==> flow/design.v <==
module Adder (input [31:0] a,input [31:0] b,
output [31:0] y);
assign y = a + b;
endmodule
module adder_pc(pc,pc_add);
input [31:0] pc;
output [31:0] pc_add;
assign pc_add = pc + 32'd4;
endmodule
module mux2_1(a,b,sel,out);
input [31:0] a,b;
input sel;
output [31:0]out;
assign out = (sel==1'b1) ? a : b;
endmodule
module mux2_1_5(a,b,sel,out);
input [4:0] a,b;
input sel;
output [4:0] out;
assign out= (sel) ? a : b;
endmodule
module mux_forwarding(input [31:0] Reg1,input [31:0] Alu_result,input [31:0] WB_result,input [1:0] signal_forwarding,output [31:0] result);
assign result = ( signal_forwarding== 2'b00 )? Reg1  : (signal_forwarding==2'b01) ? Alu_result : WB_result;
endmodule
module SignExtend(a,zero_ext,b);
input[15:0] a;
input zero_ext;
output reg [31:0] b;
always@(*)
begin
	b = {{16{a[15] & ~zero_ext}},{a}};
end
endmodule
module Shift_Left_Branch(input [31:0] imm,output reg [31:0]  branch_address);
always@(*)
begin
  branch_address = imm << 2;
end
endmodule 
module Shift_Left_Jump(imm, PC, jump);
input[25:0] imm;
input[3:0] PC;
output [31:0] jump;
assign jump = {PC, imm, 2'b00};
endmodule
module PC #(parameter WIDTH=8)(input clk,input  reset,input en,input [WIDTH-1:0] d,output reg [WIDTH-1:0] q); 
always @ (posedge clk)
if (reset==1'b1) 
q <= 0;
else if (en)
q <= d;
endmodule
module ALU(entr1,entr2,alu_ctrl,alu_result,zero);
input [31:0] entr1, entr2;
input [3:0] alu_ctrl;
output zero;
output reg [31:0] alu_result;
assign zero = (entr1 == entr2);
always@(*)
begin
  case(alu_ctrl) 
    4'b0000:
	    alu_result = entr1 + entr2;
    4'b0001: 
	    alu_result = entr1 - entr2;
    4'b0010: 
	    alu_result = entr1 & entr2;
    4'b0011: 
        alu_result = ~(entr1 | entr2);
    4'b0100:
        alu_result = entr1 | entr2;
    4'b0101:
        alu_result = {31'b0, ($signed(entr1) < $signed(entr2))};
    4'b0110:
        alu_result = {entr2[15:0], 16'b0};
    default:
        alu_result = entr1 + entr2;
  endcase
end
endmodule
module ALU_Control(aluOp,func,out);
input wire [3:0] aluOp;
input wire [5:0] func;
output reg [3:0] out;
always @(*)
begin
case (aluOp)
	4'b0000:  
	begin
	case (func)
	6'b100000: out = 4'b0000;  
	6'b100010: out = 4'b0001;  
	6'b100100: out = 4'b0010;  
	6'b100111: out = 4'b0011;  
	6'b100101: out = 4'b0100;  
	6'b101010: out = 4'b0101;  
	default:   out = 4'b0000;
	endcase  
	end
	4'b0100:  
	out = 4'b0000;  
	4'b0010:  
	out = 4'b0101;  
	4'b1100:  
	out = 4'b0010;  
	4'b1110:  
	out = 4'b0100;  
	4'b0001:  
	out = 4'b0110;  
	4'b0101:  
	out = 4'b0001;  
	default:
	out = 4'b0000;
endcase
end
endmodule
module Control(hazard_detected,Instruction,RegDst,Jump,Branch,BranchNe,MemRead,MemtoReg,ALUOp,MemWrite,ALUSrc,RegWrite,ZeroExt);
input hazard_detected;
input [5:0] Instruction;
output reg RegDst,Branch,BranchNe,Jump,MemtoReg,ALUSrc,RegWrite,ZeroExt;
output reg MemRead, MemWrite;
output reg [3:0] ALUOp;
always @(*)
begin
  RegDst = 1'b0;
  Jump = 1'b0;
  Branch = 1'b0;
  BranchNe = 1'b0;
  MemRead = 1'b0;
  MemtoReg = 1'b0;
  ALUOp = 4'b0100;
  MemWrite = 1'b0;
  ALUSrc = 1'b0;
  RegWrite = 1'b0;
  ZeroExt = 1'b0;
  if(hazard_detected)
  begin
  end
  else
  case (Instruction)
  6'b000000:  
  begin
    RegDst = 1'b1;
    ALUOp = 4'b0000;
    RegWrite = 1'b1;
  end
  6'b100011:  
  begin
    MemRead = 1'b1;
    MemtoReg = 1'b1;
    ALUSrc = 1'b1;
    RegWrite = 1'b1;
  end
  6'b101011:  
  begin
    MemWrite = 1'b1;
    ALUSrc = 1'b1;
  end
  6'b001010:  
  begin
    ALUOp = 4'b0010;
    ALUSrc = 1'b1;
    RegWrite = 1'b1;
  end
  6'b001111:  
  begin
    ALUOp = 4'b0001;
    ALUSrc = 1'b1;
    RegWrite = 1'b1;
  end
  6'b001000:  
  begin
    ALUSrc = 1'b1;
    RegWrite = 1'b1;
  end
  6'b001100:  
  begin
    ALUOp = 4'b1100;
    ALUSrc = 1'b1;
    RegWrite = 1'b1;
    ZeroExt = 1'b1;
  end
  6'b001101:  
  begin
    ALUOp = 4'b1110;
    ALUSrc = 1'b1;
    RegWrite = 1'b1;
    ZeroExt = 1'b1;
  end
  6'b000100:  
  begin
    Branch = 1'b1;
    ALUOp = 4'b0101;
  end
  6'b000101:  
  begin
    Branch = 1'b1;
    BranchNe = 1'b1;
    ALUOp = 4'b0101;
  end
  6'b000010:  
  begin
    Jump = 1'b1;
  end
  default: ;
  endcase
end
endmodule
module Register_File(clk, readreg1, readreg2, writereg, writedata, read_data1, read_data2, regwrite);
input clk;
input [4:0] readreg1, readreg2, writereg;  
input [31:0] writedata;  
input regwrite;  
output [31:0] read_data1, read_data2;
reg [31:0]reg_set[1:31];  
assign read_data1 = (readreg1 == 5'd0) ? 32'd0 :
                    (regwrite && writereg == readreg1) ? writedata : reg_set[readreg1];
assign read_data2 = (readreg2 == 5'd0) ? 32'd0 :
                    (regwrite && writereg == readreg2) ? writedata : reg_set[readreg2];
always @ (posedge clk) 
  if (regwrite && writereg != 5'd0) 
  reg_set[writereg] <= writedata;
endmodule
module hazard_detection(input use_src1,input use_src2,input [4:0] src1_ID,input [4:0] src2_ID,input [4:0] dest_d_e,
input mem_read_d_e,output hazard_detected);
wire exe_hazard;
assign exe_hazard = mem_read_d_e && (dest_d_e != 5'd0) &&
                    ((use_src1 && src1_ID == dest_d_e) || (use_src2 && src2_ID == dest_d_e));
assign hazard_detected = exe_hazard;
endmodule
module forwarding_EXE (input [4:0] src1_d_e,input [4:0] src2_d_e,input [4:0] dest_MEM,input [4:0] dest_WB,input WB_EN_MEM, WB_EN_WB,
output reg [1:0] val1_sel, val2_sel);
always @ (*) 
begin
  {val1_sel, val2_sel} = 0;
    if (WB_EN_MEM && dest_MEM != 5'd0 && src1_d_e == dest_MEM) val1_sel = 2'b01;
    else if (WB_EN_WB && dest_WB != 5'd0 && src1_d_e == dest_WB) val1_sel = 2'b10;
    if (WB_EN_MEM && dest_MEM != 5'd0 && src2_d_e == dest_MEM) val2_sel = 2'b01;
    else if (WB_EN_WB && dest_WB != 5'd0 && src2_d_e == dest_WB) val2_sel = 2'b10;
end
endmodule
module F_D (input clk,input rst,input STALL,input FLUSH,input [31:0] PCIn,input [31:0] instructionIn,output reg [31:0] PC,output reg [31:0] instruction);
always @ (posedge clk) begin
  if (rst || FLUSH)
  begin
    PC <= 0;
    instruction <= 0;
  end
  else 
  begin
    if (STALL)
    begin
    end
    else 
    begin
      instruction <= instructionIn;
      PC <= PCIn;
    end
  end
end 
endmodule
module D_EX(input clk,rst,flush,input [4:0] src_1,input [4:0] src_2,input [4:0] dest_in,input [31:0] Reg1_in,
input [31:0] Reg2_in,input [31:0] imm_in,input Branch_in,input BranchNe_in,
input MemtoReg_in,input MemRead_in,input MemWrite_in,input RegWrite_in,input ALUSrc_in,
input [3:0] alu_control_out_in,
input [31:0] branch_pc_in,output reg [4:0] src_1_out,output reg [4:0] src_2_out,output reg [4:0] dest_out,
output reg [31:0] Reg1_out,output reg [31:0] Reg2_out,
output reg [31:0] imm_out,output reg Branch_out,output reg BranchNe_out,
output reg MemtoReg_out,output reg MemRead_out,output reg MemWrite_out,output reg RegWrite_out,output reg ALUSrc_out,
output reg [3:0] alu_control_out_out,
output reg [31:0] branch_pc_out);
always @(posedge clk)
begin
    if (rst || flush) 
        begin
        src_1_out<=0;
        src_2_out<=0;        
        Reg1_out<=0;
        Reg2_out<=0;
        dest_out<=0;
        imm_out<=0;
        Branch_out<=0;
        BranchNe_out<=0;
        MemtoReg_out<=0;
        MemRead_out<=0;
        MemWrite_out<=0;
        RegWrite_out<=0;
        ALUSrc_out<=0;
        alu_control_out_out<=0;
        branch_pc_out<=0;
        end
    else
        begin
        src_1_out<=src_1;
        src_2_out<=src_2;
        Reg1_out<=Reg1_in;
        Reg2_out<=Reg2_in;
        dest_out<=dest_in;
        imm_out<=imm_in;
        Branch_out<=Branch_in;
        BranchNe_out<=BranchNe_in;
        MemtoReg_out<=MemtoReg_in;
        MemRead_out<=MemRead_in;
        MemWrite_out<=MemWrite_in;
        RegWrite_out<=RegWrite_in;
        ALUSrc_out<=ALUSrc_in;
        alu_control_out_out<=alu_control_out_in;
        branch_pc_out<=branch_pc_in;
        end
end
endmodule
module EX_MEM(input clk,input rst,input [4:0] dest,input memwrite,input memtoreg,input regwrite,
input [31:0] alu_result,input [31:0] store_data,
output reg [4:0] dest_out,output reg memwrite_out,output reg memtoreg_out,output reg regwrite_out,
output reg [31:0] alu_result_out,output reg [31:0] store_data_out);
always @(posedge clk)
begin
if (rst) begin
    dest_out<=0;
    memwrite_out<=0;
    memtoreg_out<=0;
    regwrite_out<=0;
    alu_result_out<=0;
    store_data_out<=0;
end
else
begin
    dest_out<=dest;
    memwrite_out<=memwrite;
    memtoreg_out<=memtoreg;
    regwrite_out<=regwrite;
    alu_result_out<=alu_result;
    store_data_out<=store_data;
end
end
endmodule
module MEM_WB(input clk,input rst,input [4:0] dest,input regwrite,input [31:0] result,
output reg [4:0] dest_out,output reg regwrite_out,output reg [31:0] result_out);
always @(posedge clk)
begin
if (rst) begin
    dest_out<=0;
    regwrite_out<=0;
    result_out<=0;
end
else
begin
    dest_out<=dest;
    regwrite_out<=regwrite;
    result_out<=result;
end
end
endmodule
module DATAPATH_CON_PIPELINE(clk,reset,imem_addr,imem_rdata,dmem_addr,dmem_wdata,dmem_we,dmem_rdata);
input clk; 
input reset;
output [31:0] imem_addr;
input  [31:0] imem_rdata;
output [31:0] dmem_addr;
output [31:0] dmem_wdata;
output dmem_we;
input  [31:0] dmem_rdata;
wire [31:0] address_final; 
wire [31:0] Out_PC; 
wire [31:0] next_pc;
wire [31:0] Instruction; 
wire RegDst,Jump,MemtoReg,ALUsrc,RegWrite,Branch,BranchNe,ZeroExt; 
wire MemRead, MemWrite; 
wire [3:0] ALUOP;
wire [4:0] writereg;
wire [31:0] read_data1,read_data2;
wire [31:0] sign_extended;
wire [3:0] alucontrol;
wire [31:0] mux_alu;
wire [31:0] alu_result;
wire zero; 
wire [31:0] Jump_address;
wire [31:0] shift_left_branch;
wire [31:0] branch_pc;
wire [31:0] mux_branch_out;
wire [31:0] DM_mux;
wire [4:0] src_1_d_e,src_2_d_e;
wire [4:0] dest_d_e;
wire [31:0] reg1_d_e;
wire [31:0] reg2_d_e;
wire [31:0] imm_d_e;
wire branch_d_e,branchne_d_e;
wire MemtoReg_d_e,MemRead_d_e,MemWrite_d_e,RegWrite_d_e,ALUsrc_d_e;
wire [3:0] alucontrol_d_e;
wire [31:0] branch_pc_d_e;
wire [4:0] dest_e_m;
wire MemWrite_e_m,MemtoReg_e_m,RegWrite_e_m;
wire [31:0] alu_result_e_m,store_data_e_m;
wire [4:0] dest_m_w;
wire RegWrite_m_w;
wire [31:0] result_m_w;
wire [31:0] PC_F_D,inst_F_D;
wire [1:0] val1,val2;
wire hazard_detected;
wire [31:0] val_1_mux_forw,val_2_mux_forw;
wire branch_taken;
wire use_src1,use_src2;
assign imem_addr = Out_PC;
assign Instruction = imem_rdata;
PC #(32)call_pc(.clk(clk),.reset(reset),.en(~hazard_detected | branch_taken),.d(next_pc),.q(Out_PC));
adder_pc call_adder_pc(.pc(Out_PC),.pc_add(address_final));
mux2_1 call_mux2_1_jump(.a(Jump_address),.b(address_final),.sel(Jump),.out(mux_branch_out));
mux2_1 call_mux2_1_branch(.a(branch_pc_d_e),.b(mux_branch_out),.sel(branch_taken),.out(next_pc));
F_D call_F_D(.clk(clk),.rst(reset),.STALL(hazard_detected),.FLUSH(branch_taken | Jump),.PCIn(address_final),.instructionIn(Instruction),.PC(PC_F_D),.instruction(inst_F_D));
Register_File call_RF(.clk(clk),.readreg1(inst_F_D[25:21]),.readreg2(inst_F_D[20:16]),
.writereg(dest_m_w),.writedata(result_m_w),.read_data1(read_data1),.read_data2(read_data2),.regwrite(RegWrite_m_w));
assign use_src1 = (inst_F_D[31:26] != 6'b000010) && (inst_F_D[31:26] != 6'b001111);
assign use_src2 = (inst_F_D[31:26] == 6'b000000) || (inst_F_D[31:26] == 6'b101011) ||
                  (inst_F_D[31:26] == 6'b000100) || (inst_F_D[31:26] == 6'b000101);
hazard_detection call_hazard(.use_src1(use_src1),.use_src2(use_src2),.src1_ID(inst_F_D[25:21]),.src2_ID(inst_F_D[20:16]),.dest_d_e(dest_d_e),
.mem_read_d_e(MemRead_d_e),.hazard_detected(hazard_detected));
Control call_Control(.hazard_detected(hazard_detected),.Instruction(inst_F_D[31:26]),.RegDst(RegDst),.Jump(Jump),.Branch(Branch),.BranchNe(BranchNe),.MemRead(MemRead),
.MemtoReg(MemtoReg),.ALUOp(ALUOP),.MemWrite(MemWrite),.ALUSrc(ALUsrc),.RegWrite(RegWrite),.ZeroExt(ZeroExt));
mux2_1_5 call_mux2_1_5bits(.a(inst_F_D[15:11]),.b(inst_F_D[20:16]),.sel(RegDst),.out(writereg));
SignExtend call_Signextend(.a(inst_F_D[15:0]),.zero_ext(ZeroExt),.b(sign_extended));
ALU_Control call_alu_control(.aluOp(ALUOP),.func(inst_F_D[5:0]),.out(alucontrol));
Shift_Left_Jump call_shift_jump(.imm(inst_F_D[25:0]),.PC(PC_F_D[31:28]),.jump(Jump_address));
Shift_Left_Branch call_shift_branch(.imm(sign_extended),.branch_address(shift_left_branch));
Adder call_adder(.a(PC_F_D),.b(shift_left_branch),.y(branch_pc));
D_EX ID_IE(.clk(clk),.rst(reset),.flush(branch_taken),.src_1(inst_F_D[25:21]),.src_2(inst_F_D[20:16]),.dest_in(writereg),
.Reg1_in(read_data1),.Reg2_in(read_data2),.imm_in(sign_extended),.Branch_in(Branch),.BranchNe_in(BranchNe),
.MemtoReg_in(MemtoReg),.MemRead_in(MemRead),.MemWrite_in(MemWrite),.RegWrite_in(RegWrite),.ALUSrc_in(ALUsrc),
.alu_control_out_in(alucontrol),.branch_pc_in(branch_pc),
.src_1_out(src_1_d_e),.src_2_out(src_2_d_e),.dest_out(dest_d_e),
.Reg1_out(reg1_d_e),.Reg2_out(reg2_d_e),.imm_out(imm_d_e),.Branch_out(branch_d_e),.BranchNe_out(branchne_d_e),
.MemtoReg_out(MemtoReg_d_e),.MemRead_out(MemRead_d_e),.MemWrite_out(MemWrite_d_e),.RegWrite_out(RegWrite_d_e),.ALUSrc_out(ALUsrc_d_e),
.alu_control_out_out(alucontrol_d_e),.branch_pc_out(branch_pc_d_e));
forwarding_EXE call_forwarding(.src1_d_e(src_1_d_e),.src2_d_e(src_2_d_e),
.dest_MEM(dest_e_m),.dest_WB(dest_m_w),.WB_EN_MEM(RegWrite_e_m),.WB_EN_WB(RegWrite_m_w),.val1_sel(val1),.val2_sel(val2));
mux_forwarding call_3_forwarding_1(.Reg1(reg1_d_e),.Alu_result(alu_result_e_m),.WB_result(result_m_w),.signal_forwarding(val1),.result(val_1_mux_forw));
mux_forwarding call_3_forwarding_2(.Reg1(reg2_d_e),.Alu_result(alu_result_e_m),.WB_result(result_m_w),.signal_forwarding(val2),.result(val_2_mux_forw));
mux2_1 mux_antes_del_alu(.a(imm_d_e),.b(val_2_mux_forw),.sel(ALUsrc_d_e),.out(mux_alu));
ALU call_ALU(.entr1(val_1_mux_forw),.entr2(mux_alu),.alu_ctrl(alucontrol_d_e),.alu_result(alu_result),.zero(zero));
assign branch_taken = branch_d_e & (zero ^ branchne_d_e);
EX_MEM call_ex_mem(.clk(clk),.rst(reset),.dest(dest_d_e),.memwrite(MemWrite_d_e),.memtoreg(MemtoReg_d_e),.regwrite(RegWrite_d_e),
.alu_result(alu_result),.store_data(val_2_mux_forw),
.dest_out(dest_e_m),.memwrite_out(MemWrite_e_m),.memtoreg_out(MemtoReg_e_m),.regwrite_out(RegWrite_e_m),
.alu_result_out(alu_result_e_m),.store_data_out(store_data_e_m));
assign dmem_addr  = alu_result_e_m;
assign dmem_wdata = store_data_e_m;
assign dmem_we    = MemWrite_e_m;
mux2_1 call_mux_data_memory(.a(dmem_rdata),.b(alu_result_e_m),.sel(MemtoReg_e_m),.out(DM_mux));
MEM_WB call_mem_wb(.clk(clk),.rst(reset),.dest(dest_e_m),.regwrite(RegWrite_e_m),.result(DM_mux),
.dest_out(dest_m_w),.regwrite_out(RegWrite_m_w),.result_out(result_m_w));
endmodule
# ---- Reports on DATAPATH_CON_PIPELINE
# Tool output for the design above, in the order of the flow.
# Line numbers count from 1 in the design file above.
# Cell names lack the library's common part.
# Not given: -
dict set report inputs {
  top {DATAPATH_CON_PIPELINE}
  clock_port {clk}
  lib {sky130hd}
  corner {tt_025C_1v80}
}

# ---- Word-level counts
# Counts by Yosys on the flattened word-level netlist (proc, flatten, opt, wreduce; memories kept). Print and check cells are left out. Cells with the same type and inputs are merged into one.
# Memory sizes are those after Yosys's memory passes, which may raise the word count (mostly to a power of two), join words into wider ones and drop unused or constant bits.
dict set report bits {
  clocked_rd_ports_x_width 64
  mem_bits_rw 992
  output_inout_bits 97
  elab_cells 143
  regBits 280
  mem_count 1
  inputBits 66
}
dict set report op_classes {
  logic 10
  n_mux 33
  reduce_and_logical 33
  n_eq 37
  n_addsub 4
  n_cmp 1
}
# name size width rd wr line_no
set mem_list {}
lappend mem_list {call_RF.reg_set 31 32 2 1 215} ;# reg [31:0]reg_set[1:31];
# cell count
set op_table {}
lappend op_table {{2-to-1 mux 32 bit} 9}
lappend op_table {{case mux 32 bit (select 6 bit)} 1}
lappend op_table {{adder 32 bit} 2}
lappend op_table {{case mux 4 bit (select 6 bit)} 2}
lappend op_table {{== test 6 bit (second input constant)} 7}
lappend op_table {{adder 32 x 3 -> 32 bit (second input constant)} 1}
lappend op_table {{subtractor 32 bit} 1}
lappend op_table {{< comparator 32 bit} 1}
lappend op_table {{== test 32 bit} 1}
lappend op_table {{bitwise AND 32 bit} 1}
lappend op_table {{bitwise OR 32 bit} 1}
lappend op_table {{NOT 32 bit} 1}
lappend op_table {{== test 5 bit} 6}
lappend op_table {{== test 6 x 4 -> 1 bit (second input constant)} 5}
lappend op_table {{== test 4 x 3 -> 1 bit (second input constant)} 4}
lappend op_table {{nonzero test 5 bit} 3}
lappend op_table {{case mux 3 bit (select 5 bit)} 1}
lappend op_table {{OR reduction 7 bit} 2}
lappend op_table {{2-to-1 mux 1 bit} 13}
lappend op_table {{== test 4 x 2 -> 1 bit (second input constant)} 3}
lappend op_table {{== test 6 x 3 -> 1 bit (second input constant)} 2}
lappend op_table {{logical AND 1 bit} 11}
lappend op_table {{OR reduction 2 bit} 5}
lappend op_table {{zero test 5 bit} 2}
lappend op_table {{2-to-1 mux 5 bit} 2}
lappend op_table {{== test 4 x 1 -> 1 bit (second input constant)} 2}
lappend op_table {{== test 4 bit (second input constant)} 2}
lappend op_table {{2-to-1 mux 2 bit} 4}
# Other operator kinds: 13; their cells: 23.

# ---- Logic depth
# Depth = most cells in a row (Yosys ltp): at word level without a register or memory, in the mapped netlist without a sequential cell, where the memories' decode and read muxes count.
dict set report depth {
  ltp_word 14
  ABC_AREA 0
  depth_mapped 22
  ltp_nobuf 18
}

# ---- Mapped cells and area
# Source: synth_stat.txt of the flow (Yosys; design flattened, memories mapped). It holds for the ABC_AREA given above (unset counts as 0); a run with the other value may have another netlist.
# The area totals of this step are shown rounded.
dict set report mapped {
  seq_area_um2 37000
  buf_cells 337
  flip_flops 1338
  cells 4620
  yosys_area_um2 66000
}
# cell count type_area_um2
set by_type {}
lappend by_type {edfxtp_1 992 2.98E+04}
lappend by_type {mux4_2 576 1.3E+04}
lappend by_type {dfxtp_1 346 6.93E+03}
lappend by_type {mux2i_1 240 2.4E+03}
lappend by_type {nor2_1 448 1.68E+03}
lappend by_type {ha_1 126 1.58E+03}
lappend by_type {a21oi_1 274 1.37E+03}
lappend by_type {a211oi_1 140 1.05E+03}
lappend by_type {clkbuf_1 257 964.675}
lappend by_type {nand2_1 207 776.995}
lappend by_type {xnor2_1 83 726.947}
lappend by_type {o21ai_0 123 615.59}
lappend by_type {inv_1 131 491.722}
lappend by_type {xor2_1 44 385.37}
lappend by_type {nor2b_1 51 319.056}
lappend by_type {and3_1 47 294.032}
lappend by_type {a221oi_1 32 280.269}
lappend by_type {mux2_2 20 225.216}
# Not listed: further types 55, cells in them 483.
# The figures by module come from a second, unflattened synthesis with its own total; it is not the netlist above.
dict set report unflattened {
  hier_cells 5355
  area_unflattened_um2 72000
}
# Rows give one instance, submodules left out.
# module mod_area_um2 cells mod_seq_area_um2 instances
set modules {}
lappend modules {Register_File 47000 2759 30000 1}
lappend modules {ALU 5200 792 0.0 1}
lappend modules {D_EX 4800 342 3100 1}
lappend modules {F_D 2300 207 1300 1}
lappend modules {mux2_1 540 36 0.0 4}
lappend modules {EX_MEM 2000 152 1400 1}
lappend modules {Adder 1700 248 0.0 1}
lappend modules {mux_forwarding 710 107 0.0 2}
lappend modules {MEM_WB 1200 80 760 1}
lappend modules {{PC #(WIDTH=32)} 1200 103 640 1}
lappend modules {adder_pc 580 83 0.0 1}
lappend modules {Control 290 42 0.0 1}
lappend modules {forwarding_EXE 260 34 0.0 1}
lappend modules {SignExtend 250 32 0.0 1}
# Modules not listed: 6.

# ---- Path before layout
# Source: OpenSTA report_checks on the synthesized netlist (no wires, ideal clock, input and output delay 20% of the period each), path of least setup slack; recovery checks are left aside. Register names are those of the netlist, which keeps one name where synthesis merged equal registers.
dict set report synth_path {
  path_type {register to register}
  startpoint {register call_mem_wb.dest_out[3]}
  endpoint {register ID_IE.MemtoReg_out}
  path_stages 19
  t_required_ps 7427
  clock_period_ps 7500
  setup_ps 73
  slack_ps 2227
  arrival_time_ps 5200
  path_delay_ps 5273
  t_first_pin_ps 0
  path_buffers 4
  period_less_setup_slack_ps 5273
}
# "path_delay_ps" = arrival - input delay + setup time.
# "path_stages": output pins that drive a net of the path, with the launching flip-flop's if there is one; two outputs of one cell count as two.
# "period_less_setup_slack_ps" is the clock period less the worst setup slack; recovery checks do not enter. This is arithmetic on one report: input and output delays are still those of the set period (20% each).
# The rows between start and end are the longest chain of elaborated cells between them; the timing report does not say that the signal goes this way. Where chains are equally long, one stands for them.
# A line is the first line of the expression or statement that the cell stems from. Yosys adds cells for indexed reads and writes and turns some case tables into memories.
dict set report synth_via {
  path_cell_list {dfxtp_1 -> buf_1 -> xnor2_1 -> nand3_1 -> nor4_1 -> clkbuf_1 -> mux2i_1 -> o21ai_0 -> ha_1 -> clkbuf_1 -> or4_1 -> or2_0 -> or3_1 -> o31a_1 -> o21ai_1 -> buf_4 -> nand2_2 -> or4_1 -> nor3b_2}
  elab_chain_cells 14
  cells_between 24
  cone_classes {eq/ne: 5; mux: 9; logic: 2; reduce/logical: 8}
}
# item line_no
set synth_lines {}
lappend synth_lines {{start, declared} 338} ;# output reg [4:0] dest_out,output reg regwrite_out,output reg [31:0] result_out);
lappend synth_lines {{start, assigned} 342} ;# dest_out<=0;
lappend synth_lines {{start, assigned} 348} ;# dest_out<=dest;
lappend synth_lines {{nonzero test 5 bit} 239} ;# else if (WB_EN_WB && dest_WB != 5'd0 && src2_d_e == dest_WB) val2_sel = 2'b10;
lappend synth_lines {{logical AND 1 bit x2} 239}
lappend synth_lines {{2-to-1 mux 2 bit} 239}
lappend synth_lines {{2-to-1 mux 2 bit} 238} ;# if (WB_EN_MEM && dest_MEM != 5'd0 && src2_d_e == dest_MEM) val2_sel = 2'b01;
lappend synth_lines {{== test 2 x 1 -> 1 bit} 23} ;# assign result = ( signal_forwarding== 2'b00 )? Reg1  : (signal_forwarding==2'b01) ? Alu_result : WB_result;
lappend synth_lines {{2-to-1 mux 32 bit x2} 23}
lappend synth_lines {{2-to-1 mux 32 bit} 14} ;# assign out = (sel==1'b1) ? a : b;
lappend synth_lines {{== test 32 bit} 58} ;# assign zero = (entr1 == entr2);
lappend synth_lines {{XOR 1 bit} 439} ;# assign branch_taken = branch_d_e & (zero ^ branchne_d_e);
lappend synth_lines {{bitwise AND 1 bit} 439}
lappend synth_lines {{logical OR 1 bit} 274} ;# if (rst || flush)
lappend synth_lines {{OR reduction 2 bit} -}
lappend synth_lines {{end, assigned} 284} ;# MemtoReg_out<=0;
lappend synth_lines {{end, assigned} 302} ;# MemtoReg_out<=MemtoReg_in;
lappend synth_lines {{end, declared} 269} ;# output reg MemtoReg_out,output reg MemRead_out,output reg MemWrite_out,output reg RegWrite_out,output reg ALUS ...

# ---- Worst path after layout
# Path of least setup slack in the final report of record 1 (OpenROAD, finished layout, wires in). Where an end is a register, its clock arrival counts in the times.
# The path's times are printed in steps of 10 ps; the period is the one set.
dict set report layout_path {
  path_type {register to register}
  startpoint {register call_ex_mem.dest_out[4]}
  endpoint {register ID_IE.Reg1_out[0]}
  t_required_ps 5050
  path_buffers 6
  path_stages 22
  setup_ps 90
  slack_ps -450
  clock_period_ps 4410
  t_first_pin_ps 730
  arrival_time_ps 5500
}
# The rows between start and end are the longest chain of elaborated cells between them; the timing report does not say that the signal goes this way. Where chains are equally long, one stands for them.
dict set report layout_via {
  path_cell_list {dfxtp_2 -> or4_1 -> o21ai_2 -> nand4b_1 -> buf_4 -> buf_12 -> buf_8 -> buf_4 -> nand2_1 -> o21ai_4 -> o21ai_2 -> ha_1 -> or3_4 -> or2_1 -> or3_4 -> o31a_1 -> o21ai_4 -> and2_4 -> buf_8 -> o21ai_4 -> buf_2 -> a211oi_1}
  elab_chain_cells 13
  cells_between 22
  cone_classes {eq/ne: 5; mux: 7; logic: 2; reduce/logical: 8}
}
# item line_no
set layout_lines {}
lappend layout_lines {{start, declared} 314} ;# output reg [4:0] dest_out,output reg memwrite_out,output reg memtoreg_out,output reg regwrite_out,
lappend layout_lines {{start, assigned} 319} ;# dest_out<=0;
lappend layout_lines {{start, assigned} 328} ;# dest_out<=dest;
lappend layout_lines {{nonzero test 5 bit} 238} ;# if (WB_EN_MEM && dest_MEM != 5'd0 && src2_d_e == dest_MEM) val2_sel = 2'b01;
lappend layout_lines {{logical AND 1 bit x2} 238}
lappend layout_lines {{2-to-1 mux 2 bit} 238}
lappend layout_lines {{== test 2 x 1 -> 1 bit} 23} ;# assign result = ( signal_forwarding== 2'b00 )? Reg1  : (signal_forwarding==2'b01) ? Alu_result : WB_result;
lappend layout_lines {{2-to-1 mux 32 bit x2} 23}
lappend layout_lines {{2-to-1 mux 32 bit} 14} ;# assign out = (sel==1'b1) ? a : b;
lappend layout_lines {{== test 32 bit} 58} ;# assign zero = (entr1 == entr2);
lappend layout_lines {{XOR 1 bit} 439} ;# assign branch_taken = branch_d_e & (zero ^ branchne_d_e);
lappend layout_lines {{bitwise AND 1 bit} 439}
lappend layout_lines {{logical OR 1 bit} 274} ;# if (rst || flush)
lappend layout_lines {{OR reduction 2 bit} -}
lappend layout_lines {{end, declared} 267} ;# output reg [31:0] Reg1_out,output reg [31:0] Reg2_out,

; Settings and measured results of 4 stored flow runs for module DATAPATH_CON_PIPELINE (sky130hd), not sorted in any way. The constraints put input and output delay at 20% of the set period each and load the outputs with 0.01 pF.
; "achieved_clock_period_ps" is the run's clock period less its worst setup slack. It is reckoned from that one timing run; input and output delays stay at 20% of the period that was set.
; By "worst_path_ps" is meant the share of the clock period that the worst setup path is allowed (20% is reserved at inputs, 20% at outputs), minus its slack. Clock arrival times at its registers enter into it.
; "power.total_mw" is the tool's figure for a default switching activity; nothing was simulated.
; "worst_path_ps" is known to 10 ps.
; Results are given in rounded form.

[record 1: settings]
CELL_PAD_IN_SITES_DETAIL_PLACEMENT = 1
CORE_UTILIZATION = 40
CTS_CLUSTER_DIAMETER = 307
CTS_CLUSTER_SIZE = 17
MAX_ROUTING_LAYER = met5
period_ns = 4.41
CAP_MARGIN = 20
CORE_MARGIN = 2
SLEW_MARGIN = 20
[record 1: results]
achieved_clock_period_ps = 4864
finalCellArea_um2 = 78000
synthArea_um2 = 66000
fin_hold_ws_ps = 470
setup_ws_ps = -450
worst_path_ps = 4860
worst_setup_path_type = register to register
power.total_mw = 27
setup_tns_ps = -69000
util_pct = 48
total_die_area_um2 = 170000

[record 2: settings]
CORE_UTILIZATION = 40
period_ns = 6.9
CAP_MARGIN = 20
CORE_MARGIN = 2
SLEW_MARGIN = 20
[record 2: results]
finalCellArea_um2 = 75000
total_die_area_um2 = 170000
power.total_mw = 19
fin_hold_ws_ps = 460
achieved_clock_period_ps = 6329
util_pct = 46
setup_ws_ps = 570
synthArea_um2 = 66000
setup_tns_ps = 0
worst_path_ps = 6330
worst_setup_path_type = register to register

[record 3: settings]
CORE_MARGIN = 5
HOLD_SLACK_MARGIN = 0.3
period_ns = 7.5
CAP_MARGIN = 20
CORE_UTILIZATION = 40
SLEW_MARGIN = 20
[record 3: results]
total_die_area_um2 = 170000
finalCellArea_um2 = 75000
synthArea_um2 = 66000
util_pct = 46
worst_path_ps = 6800
worst_setup_path_type = register to register
setup_ws_ps = 700
fin_hold_ws_ps = 450
achieved_clock_period_ps = 6805
setup_tns_ps = 0
power.total_mw = 18

[record 4: settings]
ABC_AREA = 0
CELL_PAD_IN_SITES_DETAIL_PLACEMENT = 2
CELL_PAD_IN_SITES_GLOBAL_PLACEMENT = 2
CORE_ASPECT_RATIO = 0.83
CORE_MARGIN = 5
CORE_UTILIZATION = 43
CTS_CLUSTER_DIAMETER = 99
GPL_ROUTABILITY_DRIVEN = 0
GPL_TIMING_DRIVEN = 0
HOLD_SLACK_MARGIN = 0.3
MAX_ROUTING_LAYER = met4
SLEW_MARGIN = 30
period_ns = 7.5
CAP_MARGIN = 20
[record 4: results]
util_pct = 51
synthArea_um2 = 66000
worst_path_ps = 7280
worst_setup_path_type = register to register
power.total_mw = 18
fin_hold_ws_ps = 450
setup_tns_ps = 0
setup_ws_ps = 220
achieved_clock_period_ps = 7283
total_die_area_um2 = 160000
finalCellArea_um2 = 77000
